==> flow/design.v <==
module pe_fc(
		input clk,
		input rst_n,
		input signed [7:0] data_i,
		input signed [7:0] weight_i,
		input signed [15:0] bias_i,
		input en,
		input bias_en,
		input flush,
		output reg signed [31:0] data_o
);
reg signed [15:0] mul;
reg signed [15:0] add;    
always @(posedge clk or negedge rst_n) begin
	if (!rst_n)
		mul <= 0;
	else 
		mul <= data_i * weight_i;
end
always @(*) begin
	if (en)
		add = mul;
	else if (bias_en)
		add = bias_i;
	else
		add = 0;
end
always @(posedge clk or negedge rst_n) begin
	if (!rst_n)
		data_o <= 0;
	else if (flush)
		data_o <= mul;
	else 
		data_o <= data_o + add;
end
endmodule
module fc_top(
	input wire clk,
	input wire rst_n,
	input wire valid_i,
	input wire [9*8-1:0] data_in,
	input wire [9*8-1:0] weight1,
	input wire [9*8-1:0] weight2,
	input wire [31:0] bias,
	output reg valid_o,
	output reg [7:0] data1_o,
	output reg [7:0] data2_o
);
parameter M0 = 4'd11;  
parameter n = 15;  
reg [9*8-1:0] weight1_inst;
reg [9*8-1:0] weight2_inst;
reg [32-1:0]  bias_inst;
wire signed [7:0] input_div [8:0];
wire signed [7:0] weight1_div [8:0];
wire signed [7:0] weight2_div [8:0];
wire signed [15:0] bias1;
wire signed [15:0] bias2;
reg       fc_en;
reg [3:0] cnt;
reg [5:0] num_cnt;
reg pe_en;
reg bias_en;
reg flush;
reg signed [7:0] pe_data;
reg signed [7:0] pe_weight1;
reg signed [7:0] pe_weight2;
wire signed [31:0] data_o_1,data_o_2;
reg signed [35:0] data_big_1, data_big_2;
genvar input_allo;
generate for (input_allo=0; input_allo<9; input_allo=input_allo+1)
	begin: INPUT_ALLOCATION
		assign input_div[input_allo] = data_in[(input_allo+1)*8 -1-:8];	
	end
endgenerate
genvar weight_allo;
generate for (weight_allo=0; weight_allo<9; weight_allo=weight_allo+1)
	begin: WEIGHT_ALLOCATION
		assign weight1_div[weight_allo] = weight1_inst[(weight_allo+1)*8 -1-:8];	
		assign weight2_div[weight_allo] = weight2_inst[(weight_allo+1)*8 -1-:8];	
	end
endgenerate
assign bias1 = bias_inst[15:0];
assign bias2 = bias_inst[31:16];
always @(posedge clk or negedge rst_n) begin
	if (!rst_n)
		weight1_inst <= 0;
	else if (valid_i)
		weight1_inst <= weight1;
end
always @(posedge clk or negedge rst_n) begin
	if (!rst_n)
		weight2_inst <= 0;
	else if (valid_i)
		weight2_inst <= weight2;
end
always @(posedge clk or negedge rst_n) begin
	if (!rst_n)
		bias_inst <= 0;
	else if (valid_i)
		bias_inst <= bias;
end
always @(posedge clk or negedge rst_n) begin
	if (!rst_n)
		fc_en <= 1'b0;
	else if (valid_i)
		fc_en <= 1'b1;
	else if (cnt == 4'd11)
		fc_en <= 1'b0;
end
always @(posedge clk or negedge rst_n) begin
	if (!rst_n)
		cnt <= 0;
	else if (cnt == 4'd12)
		cnt <= 0;
	else if (valid_i | fc_en)
		cnt <= cnt + 1'b1;
end
always @(posedge clk or negedge rst_n) begin
	if (!rst_n)
		num_cnt <= 0;
	else if (num_cnt == 6'd32 && valid_i)
		num_cnt <= 6'd1;
	else if (valid_i)
		num_cnt <= num_cnt + 1'b1;
end
always @(posedge clk or negedge rst_n) begin
	if (!rst_n)
		pe_en <= 1'b0;
	else if ((cnt>= 5'd1) && (cnt<= 5'd9))
		pe_en <= 1'b1;
	else 
		pe_en <= 1'b0;
end
always @(posedge clk or negedge rst_n) begin
	if (!rst_n)
		bias_en <= 1'b0;
	else if ((cnt== 5'd10) && (num_cnt == 6'd1))
		bias_en <= 1'b1;
	else 
		bias_en <= 1'b0;
end
always @(posedge clk or negedge rst_n) begin
	if (!rst_n)
		flush <= 1'b0;
	else if ((cnt== 5'd1) && (num_cnt == 6'd1))
		flush <= 1'b1;
	else 
		flush <= 1'b0;
end
always @(*) begin
	if ((cnt>= 5'd1) && (cnt<= 5'd9))
		pe_data = input_div[cnt-1];
	else
		pe_data = 0;
end
always @(*) begin
	if ((cnt>= 5'd1) && (cnt<= 5'd9))
		pe_weight1 = weight1_div[cnt-1];
	else
		pe_weight1 = 0;
end
always @(*) begin
	if ((cnt>= 5'd1) && (cnt<= 5'd9))
		pe_weight2 = weight2_div[cnt-1];
	else
		pe_weight2 = 0;
end
pe_fc u_pe_fc1(
	.clk(clk),
	.rst_n(rst_n),
	.data_i(pe_data),
	.weight_i(pe_weight1),
	.bias_i(bias1),
	.en(pe_en),
	.bias_en(bias_en),
	.flush(flush),
	.data_o(data_o_1)
);
pe_fc u_pe_fc2(
	.clk(clk),
	.rst_n(rst_n),
	.data_i(pe_data),
	.weight_i(pe_weight2),
	.bias_i(bias2),
	.en(pe_en),
	.bias_en(bias_en),
	.flush(flush),
	.data_o(data_o_2)
);
always @(posedge clk or negedge rst_n) begin
	if (!rst_n)
		data_big_1 <= 0;
	else
		data_big_1 <= data_o_1 * $signed({1'b0, M0});
end
always @(posedge clk or negedge rst_n) begin
	if (!rst_n)
		data_big_2 <= 0;
	else
		data_big_2 <= data_o_2 * $signed({1'b0, M0});
end
always@(posedge clk or negedge rst_n) begin  
	if(!rst_n)
		data1_o <= 0;
	else if((cnt== 5'd12) && (num_cnt == 6'd32)) begin
		if (data_big_1[35])
			data1_o <= (&data_big_1[35:22])?data_big_1[22:15]:8'h80;
		else 
			data1_o <= data_big_1[35:22]?8'h7f:data_big_1[22:15];
	end
end
always@(posedge clk or negedge rst_n) begin  
	if(!rst_n)
		data2_o <= 0;
	else if((cnt== 5'd12) && (num_cnt == 6'd32)) begin
		if (data_big_2[35])
			data2_o <= (&data_big_2[35:22])?data_big_2[22:15]:8'h80;
		else 
			data2_o <= data_big_2[35:22]?8'h7f:data_big_2[22:15];
	end
end
always@(posedge clk or negedge rst_n) begin
	if(!rst_n)
		valid_o <= 1'b0;
	else if (valid_o)
		valid_o <= 1'b0;
	else if ((cnt== 5'd12) && (num_cnt == 6'd32))
		valid_o <= 1'b1;
end
endmodule 
Appendix: tool output

==> Step by step through the tools: fc_top <==
Tool output for the design above before and after an edit, in the order of the flow.
Lines under "orig" count in the file above, lines under "edited" in the edited file.
"change": "edited" minus "orig" as printed here. "rel_change_pct": 100 x difference / "orig".
Library cell names are shortened.
{ "design": {"design": "fc_top", "clock": "clk", "lib": "sky130hd", "pvt_corner": "tt_025C_1v80"} }

==> Diff <==
The edit as a unified diff against the file above.
This change comes from a script, not from a designer; no optimisation was intended.
begin of diff
@@ -195,10 +195,5 @@
 		data_big_1 <= data_o_1 * $signed({1'b0, M0});
 end
-always @(posedge clk or negedge rst_n) begin
-	if (!rst_n)
-		data_big_2 <= 0;
-	else
-		data_big_2 <= data_o_2 * $signed({1'b0, M0});
-end
+always @(*) data_big_2 = data_o_2 * $signed({1'b0, M0});
 always@(posedge clk or negedge rst_n) begin  
 	if(!rst_n)
end of diff

==> After elaboration <==
Source: Yosys, flattened and elaborated. Widths are those after wreduce. Registers that Yosys merges into a memory's read port (data or address) are not register bits. Print and check cells do not count. Equal cells are merged and count once.
{ "op_classes": {"columns": ["item", "orig", "edited", "change", "rel_change_pct"], "rows": [
  ["add_sub_neg", 5, 5, 0, 0.00],
  ["logic", 1, 1, 0, 0.00],
  ["muxes", 29, 29, 0, 0.00],
  ["n_mul", 4, 4, 0, 0.00],
  ["cmp", 2, 2, 0, 0.00],
  ["reduce_logical", 13, 13, 0, 0.00],
  ["equal", 14, 14, 0, 0.00]
]} }
Unchanged operator kinds not shown: 27.
{ "bits": {"columns": ["item", "orig", "edited", "change", "rel_change_pct"], "rows": [
  ["inputBits", 251, 251, 0, 0.00],
  ["output_inout_bits", 17, 17, 0, 0.00],
  ["word_cells", 86, 85, -1, -1.16],
  ["regBits", 375, 339, -36, -9.60]
]} }

==> Longest topological paths <==
Depth = most cells in a row (Yosys ltp): at word level without a register or memory, in the mapped netlist without a sequential cell, where the memories' decode and read muxes count.
{ "logic_depth": {"columns": ["item", "orig", "edited", "change", "rel_change_pct"], "rows": [
  ["word_depth", 5, 5, 0, 0.00],
  ["abc_area", "0", "0", null, null],
  ["depth_mapped", 30, 33, 3, 10.00],
  ["mapped_depth_nobuf", 27, 30, 3, 11.11]
]} }

==> Netlist <==
Yosys stat after the flow's synthesis: flattened, memories mapped to cells. It holds for the ABC_AREA given above (unset counts as 0); a run with the other value may have another netlist.
{ "mapped": {"columns": ["item", "orig", "edited", "change", "rel_change_pct"], "rows": [
  ["ff_cells", 345, 324, -21, -6.09],
  ["sequential_area_mm2", 0.0086333, 0.0081078, -0.0005255, -6.09],
  ["n_buf", 114, 85, -29, -25.44],
  ["area_mm2", 0.028112, 0.0262927, -0.0018193, -6.47],
  ["mapped_cells", 2922, 2681, -241, -8.25]
]} }
{ "types": {"columns": ["type", "orig", "edited", "change", "rel_change_pct"], "rows": [
  ["nand2_1", 150, 115, -35, -23.33],
  ["nor2_1", 143, 172, 29, 20.28],
  ["a21oi_1", 126, 97, -29, -23.02],
  ["o21ai_0", 153, 129, -24, -15.69],
  ["nand4_1", 35, 13, -22, -62.86],
  ["buf_2", 25, 3, -22, -88.00],
  ["dfrtp_1", 345, 324, -21, -6.09],
  ["nor3_1", 36, 16, -20, -55.56],
  ["and3_1", 31, 11, -20, -64.52],
  ["o21a_1", 13, 30, 17, 130.77],
  ["or3_1", 22, 6, -16, -72.73],
  ["a31oi_1", 21, 7, -14, -66.67],
  ["o21bai_1", 20, 7, -13, -65.00],
  ["o21ai_1", 7, 19, 12, 171.43],
  ["inv_1", 487, 476, -11, -2.26],
  ["xor2_1", 37, 48, 11, 29.73],
  ["a211oi_1", 16, 5, -11, -68.75],
  ["nand3_1", 51, 61, 10, 19.61]
]} }
Unchanged cell types not shown: 12.
The list need not be complete.
The figures by module come from a second, unflattened synthesis with its own total; it is not the netlist above.
{ "hier_totals": {"columns": ["item", "orig", "edited", "change", "rel_change_pct"], "rows": [
  ["hier_cells", 2831, 2791, -40, -1.41],
  ["hier_area_mm2", 0.0277691, 0.027325, -0.0004441, -1.60]
]} }
Rows give one instance, submodules left out.
{ "modules_orig": {"columns": ["mod", "mod_seq_area_mm2", "n_cells", "area_mm2", "instances"], "rows": [
  ["fc_top", 0.006231, 1553, 0.0162481, 1],
  ["pe_fc", 0.0012012, 639, 0.0057605, 2]
]} }
{ "modules_edited": {"columns": ["mod", "mod_seq_area_mm2", "n_cells", "area_mm2", "instances"], "rows": [
  ["fc_top", 0.0057055, 1513, 0.0158039, 1],
  ["pe_fc", 0.0012012, 639, 0.0057605, 2]
]} }

==> Worst setup path after synthesis <==
Path of least setup slack by OpenSTA after synthesis, without wires, with an ideal clock, recovery checks aside; 20% of the period is set as input and as output delay. Where synthesis merged equal registers, the netlist keeps one of their names.
{ "synth_timing": {"columns": ["item", "orig", "edited", "change", "rel_change_pct"], "rows": [
  ["path_type", "input-to-reg", "input-to-reg", null, null],
  ["from", "in data_in[39]", "in data_in[46]", null, null],
  ["to", "reg u_pe_fc1.mul[14]", "reg u_pe_fc1.mul[14]", null, null],
  ["required_time_ps", 7884, 7920, 36, 0.46],
  ["t_arrival_ps", 6485, 6534, 49, 0.76],
  ["path_buffers", 1, 1, 0, 0.00],
  ["launch_ps", 1600, 1600, 0, 0.00],
  ["path_slack_ps", 1400, 1386, -14, null],
  ["tclk_ps", 8000, 8000, 0, 0.00],
  ["path_delay_ps", 5001, 5014, 13, 0.26],
  ["setup_time_ps", 116, 80, -36, null],
  ["path_stages", 23, 24, 1, 4.35],
  ["in_delay_ps", 1600, 1600, 0, 0.00],
  ["synth_period_reached_ps", 6600, 6614, 14, 0.21]
]} }
"path_delay_ps" = arrival - input delay + setup time.
"path_stages": output pins that drive a net of the path, with the launching flip-flop's if there is one; two outputs of one cell count as two.
"synth_period_reached_ps" is the clock period less the worst setup slack; recovery checks do not enter. This is arithmetic on one report: input and output delays are still those of the set period (20% each).
Between the ends stands the longest chain of elaborated cells between them, by number of cells; it is not shown to be the way that was timed. Of several equally long chains one is given.
Each line given opens the expression or statement behind the cell; cells for indexed reads and writes are added by Yosys, which also makes memories of some case tables.
{ "synth_via_orig": {"cell_sequence": "a222oi_1 nand2_1 a32oi_1 nand4_1 nand2_1 clkbuf_1 nor2_1 fa_1 inv_1 fa_1 inv_1 fa_1 inv_1 fa_1 inv_1 ha_1 o21ai_0 a21boi_0 o21ai_0 a21boi_0 o21ai_0 nor2b_1 o311ai_0", "elab_chain_cells": 3, "cells_between": 3, "lines_between": 3, "classes_between": "1 x mul; 2 x mux"} }
{ "synth_rtl_orig": {"columns": ["item", "line_no", "text"], "rows": [
  ["start: declaration", 41, "input wire [9*8-1:0] data_in,"],
  ["8-bit case mux with 9-bit select", 153, "pe_data = input_div[cnt-1];"],
  ["8-bit two-way mux", 152, "if ((cnt>= 5'd1) && (cnt<= 5'd9))"],
  ["8-bit by 8-bit multiplier with 16-bit output", 18, "mul <= data_i * weight_i;"],
  ["end: assignment", 16, "mul <= 0;"],
  ["end: assignment", 18, null],
  ["end: declaration", 12, "reg signed [15:0] mul;"]
]} }
{ "synth_via_edited": {"cell_sequence": "a222oi_1 nand3_1 o21ai_0 clkbuf_1 nor2_1 fa_1 inv_1 fa_1 inv_1 fa_1 inv_1 fa_1 inv_1 ha_1 inv_1 o21ai_0 and2_1 o21ai_0 nand2b_1 a21o_1 a21o_1 a21o_1 a21oi_1 xnor2_1", "elab_chain_cells": 3, "cells_between": 3, "lines_between": 3, "classes_between": "1 x mul; 2 x mux"} }
{ "synth_rtl_edited": {"columns": ["item", "line_no", "text"], "rows": [
  ["start: declaration", 41, "input wire [9*8-1:0] data_in,"],
  ["8-bit case mux with 9-bit select", 153, "pe_data = input_div[cnt-1];"],
  ["8-bit two-way mux", 152, "if ((cnt>= 5'd1) && (cnt<= 5'd9))"],
  ["8-bit by 8-bit multiplier with 16-bit output", 18, "mul <= data_i * weight_i;"],
  ["end: assignment", 16, "mul <= 0;"],
  ["end: assignment", 18, null],
  ["end: declaration", 12, "reg signed [15:0] mul;"]
]} }

==> Path in the finished layout <==
From the final timing report of each run of pair A: the path of least setup slack in the routed layout; clock arrival at registers is part of the times.
The path's times are printed in steps of 10 ps; the period is the one set.
{ "layout_timing": {"columns": ["item", "orig", "edited", "change", "rel_change_pct"], "rows": [
  ["path_type", "reg-to-reg", "reg-to-reg", null, null],
  ["from", "reg cnt[0]", "reg cnt[0]", null, null],
  ["to", "reg u_pe_fc1.mul[14]", "reg u_pe_fc2.mul[15]", null, null],
  ["required_time_ps", 8460, 8460, 0, 0.00],
  ["t_arrival_ps", 7850, 7720, -130, -1.66],
  ["setup_time_ps", 110, 120, 10, null],
  ["path_slack_ps", 610, 740, 130, null],
  ["path_buffers", 1, 2, 1, 100.00],
  ["launch_ps", 600, 550, -50, -8.33],
  ["tclk_ps", 8000, 8000, 0, 0.00],
  ["path_stages", 26, 30, 4, 15.38]
]} }
Between the ends stands the longest chain of elaborated cells between them, by number of cells; it is not shown to be the way that was timed. Of several equally long chains one is given.
At most two assigning lines are given for a register; there are more.
{ "layout_via_orig": {"cell_sequence": "dfrtp_1 inv_1 ha_1 o41ai_2 and2_1 buf_4 a22o_1 a221oi_1 and3_1 nand2b_2 nand2_1 fa_1 fa_1 inv_1 fa_1 inv_1 fa_1 inv_1 ha_1 o21ai_0 a21boi_0 o21ai_0 a21boi_0 o21ai_0 nor2b_1 o311ai_0", "elab_chain_cells": 5, "cells_between": 18, "classes_between": "1 x add/sub; 1 x mul; 2 x compare; 8 x eq/ne; 4 x mux; 2 x reduce/logical"} }
{ "layout_rtl_orig": {"columns": ["item", "line_no", "text"], "rows": [
  ["start: declaration", 60, "reg [3:0] cnt;"],
  ["start: assignment", 113, "cnt <= 0;"],
  ["start: assignment", 117, "cnt <= cnt + 1'b1;"],
  ["4-bit by 1-bit subtractor with 4-bit output", 153, "pe_data = input_div[cnt-1];"],
  ["4-bit == test", 153, null],
  ["8-bit case mux with 9-bit select", 153, null],
  ["8-bit two-way mux", 152, "if ((cnt>= 5'd1) && (cnt<= 5'd9))"],
  ["8-bit by 8-bit multiplier with 16-bit output", 18, "mul <= data_i * weight_i;"],
  ["end: assignment", 16, "mul <= 0;"],
  ["end: assignment", 18, null],
  ["end: declaration", 12, "reg signed [15:0] mul;"]
]} }
{ "layout_via_edited": {"cell_sequence": "dfrtp_1 inv_1 ha_1 xor2_1 xnor2_1 a21oi_2 buf_4 a22o_1 o21ai_1 buf_4 or2_2 fa_1 fa_1 inv_1 ha_1 inv_1 fa_1 inv_1 ha_1 a21o_1 a21oi_1 o21ai_0 a21oi_1 nor2b_1 o21a_1 o21ai_0 nand2b_1 a21oi_1 o21ai_0 xnor2_1", "elab_chain_cells": 5, "cells_between": 18, "classes_between": "1 x add/sub; 1 x mul; 2 x compare; 8 x eq/ne; 4 x mux; 2 x reduce/logical"} }
{ "layout_rtl_edited": {"columns": ["item", "line_no", "text"], "rows": [
  ["start: declaration", 60, "reg [3:0] cnt;"],
  ["start: assignment", 113, "cnt <= 0;"],
  ["start: assignment", 117, "cnt <= cnt + 1'b1;"],
  ["4-bit by 1-bit subtractor with 4-bit output", 153, "pe_data = input_div[cnt-1];"],
  ["4-bit == test", 153, null],
  ["8-bit case mux with 9-bit select", 153, null],
  ["8-bit two-way mux", 152, "if ((cnt>= 5'd1) && (cnt<= 5'd9))"],
  ["8-bit by 8-bit multiplier with 16-bit output", 18, "mul <= data_i * weight_i;"],
  ["end: assignment", 16, "mul <= 0;"],
  ["end: assignment", 18, null],
  ["end: declaration", 12, "reg signed [15:0] mul;"]
]} }

==> Layout results <==
Runs of the flow (Yosys, OpenROAD) on both versions; the two runs of a pair have the same settings. The constraints put input and output delay at 20% of the set period each and load the outputs with 0.01 pF.
{ "flow_settings_pair_A": {"CORE_UTILIZATION": 40, "PLACE_DENSITY": 0.6, "period_ns": 8.0, "CAP_MARGIN": 20, "CORE_MARGIN": 2, "SLEW_MARGIN": 20} }
{ "results_pair_A": {"columns": ["item", "orig", "edited", "change", "rel_change_pct"], "rows": [
  ["clock_period_reached_ps", 7390, 7258, -132, -1.79],
  ["worstSetupSlack_ps", 610, 742, 132, null],
  ["fin_hold_ws_ps", 422, 419, -3, null],
  ["post_synth_area_mm2", 0.028112, 0.0262927, -0.0018193, -6.47],
  ["stdcell_area_mm2", 0.0332807, 0.0314764, -0.0018043, -5.42],
  ["die_area_mm2", 0.0724175, 0.0677977, -0.0046198, -6.38],
  ["post_route_util_pct", 47.7, 48.7, 1.0, null]
]} }
{ "flow_settings_pair_B": {"CAP_MARGIN": 0, "CELL_PAD_IN_SITES_DETAIL_PLACEMENT": 0, "CORE_ASPECT_RATIO": 0.87, "CORE_UTILIZATION": 63, "GPL_TIMING_DRIVEN": 0, "MAX_ROUTING_LAYER": "met4", "MIN_ROUTING_LAYER": "met1", "PLACE_DENSITY_LB_ADDON": 0.25, "period_ns": 4.89, "CORE_MARGIN": 2, "SLEW_MARGIN": 20} }
{ "results_pair_B": {"columns": ["item", "orig", "edited", "change", "rel_change_pct"], "rows": [
  ["clock_period_reached_ps", 6369, 6473, 104, 1.63],
  ["worstSetupSlack_ps", -1479, -1583, -104, null],
  ["post_synth_area_mm2", 0.028112, 0.0262927, -0.0018193, -6.47],
  ["stdcell_area_mm2", 0.0356467, 0.0328377, -0.0028090, -7.88],
  ["die_area_mm2", 0.0463314, 0.0433885, -0.0029429, -6.35],
  ["post_route_util_pct", 80.6, 80.1, -0.5, null]
]} }
"clock_period_reached_ps": clock period set for the run, less the worst setup slack. It is reckoned from that one timing run; input and output delays stay at 20% of the period that was set.
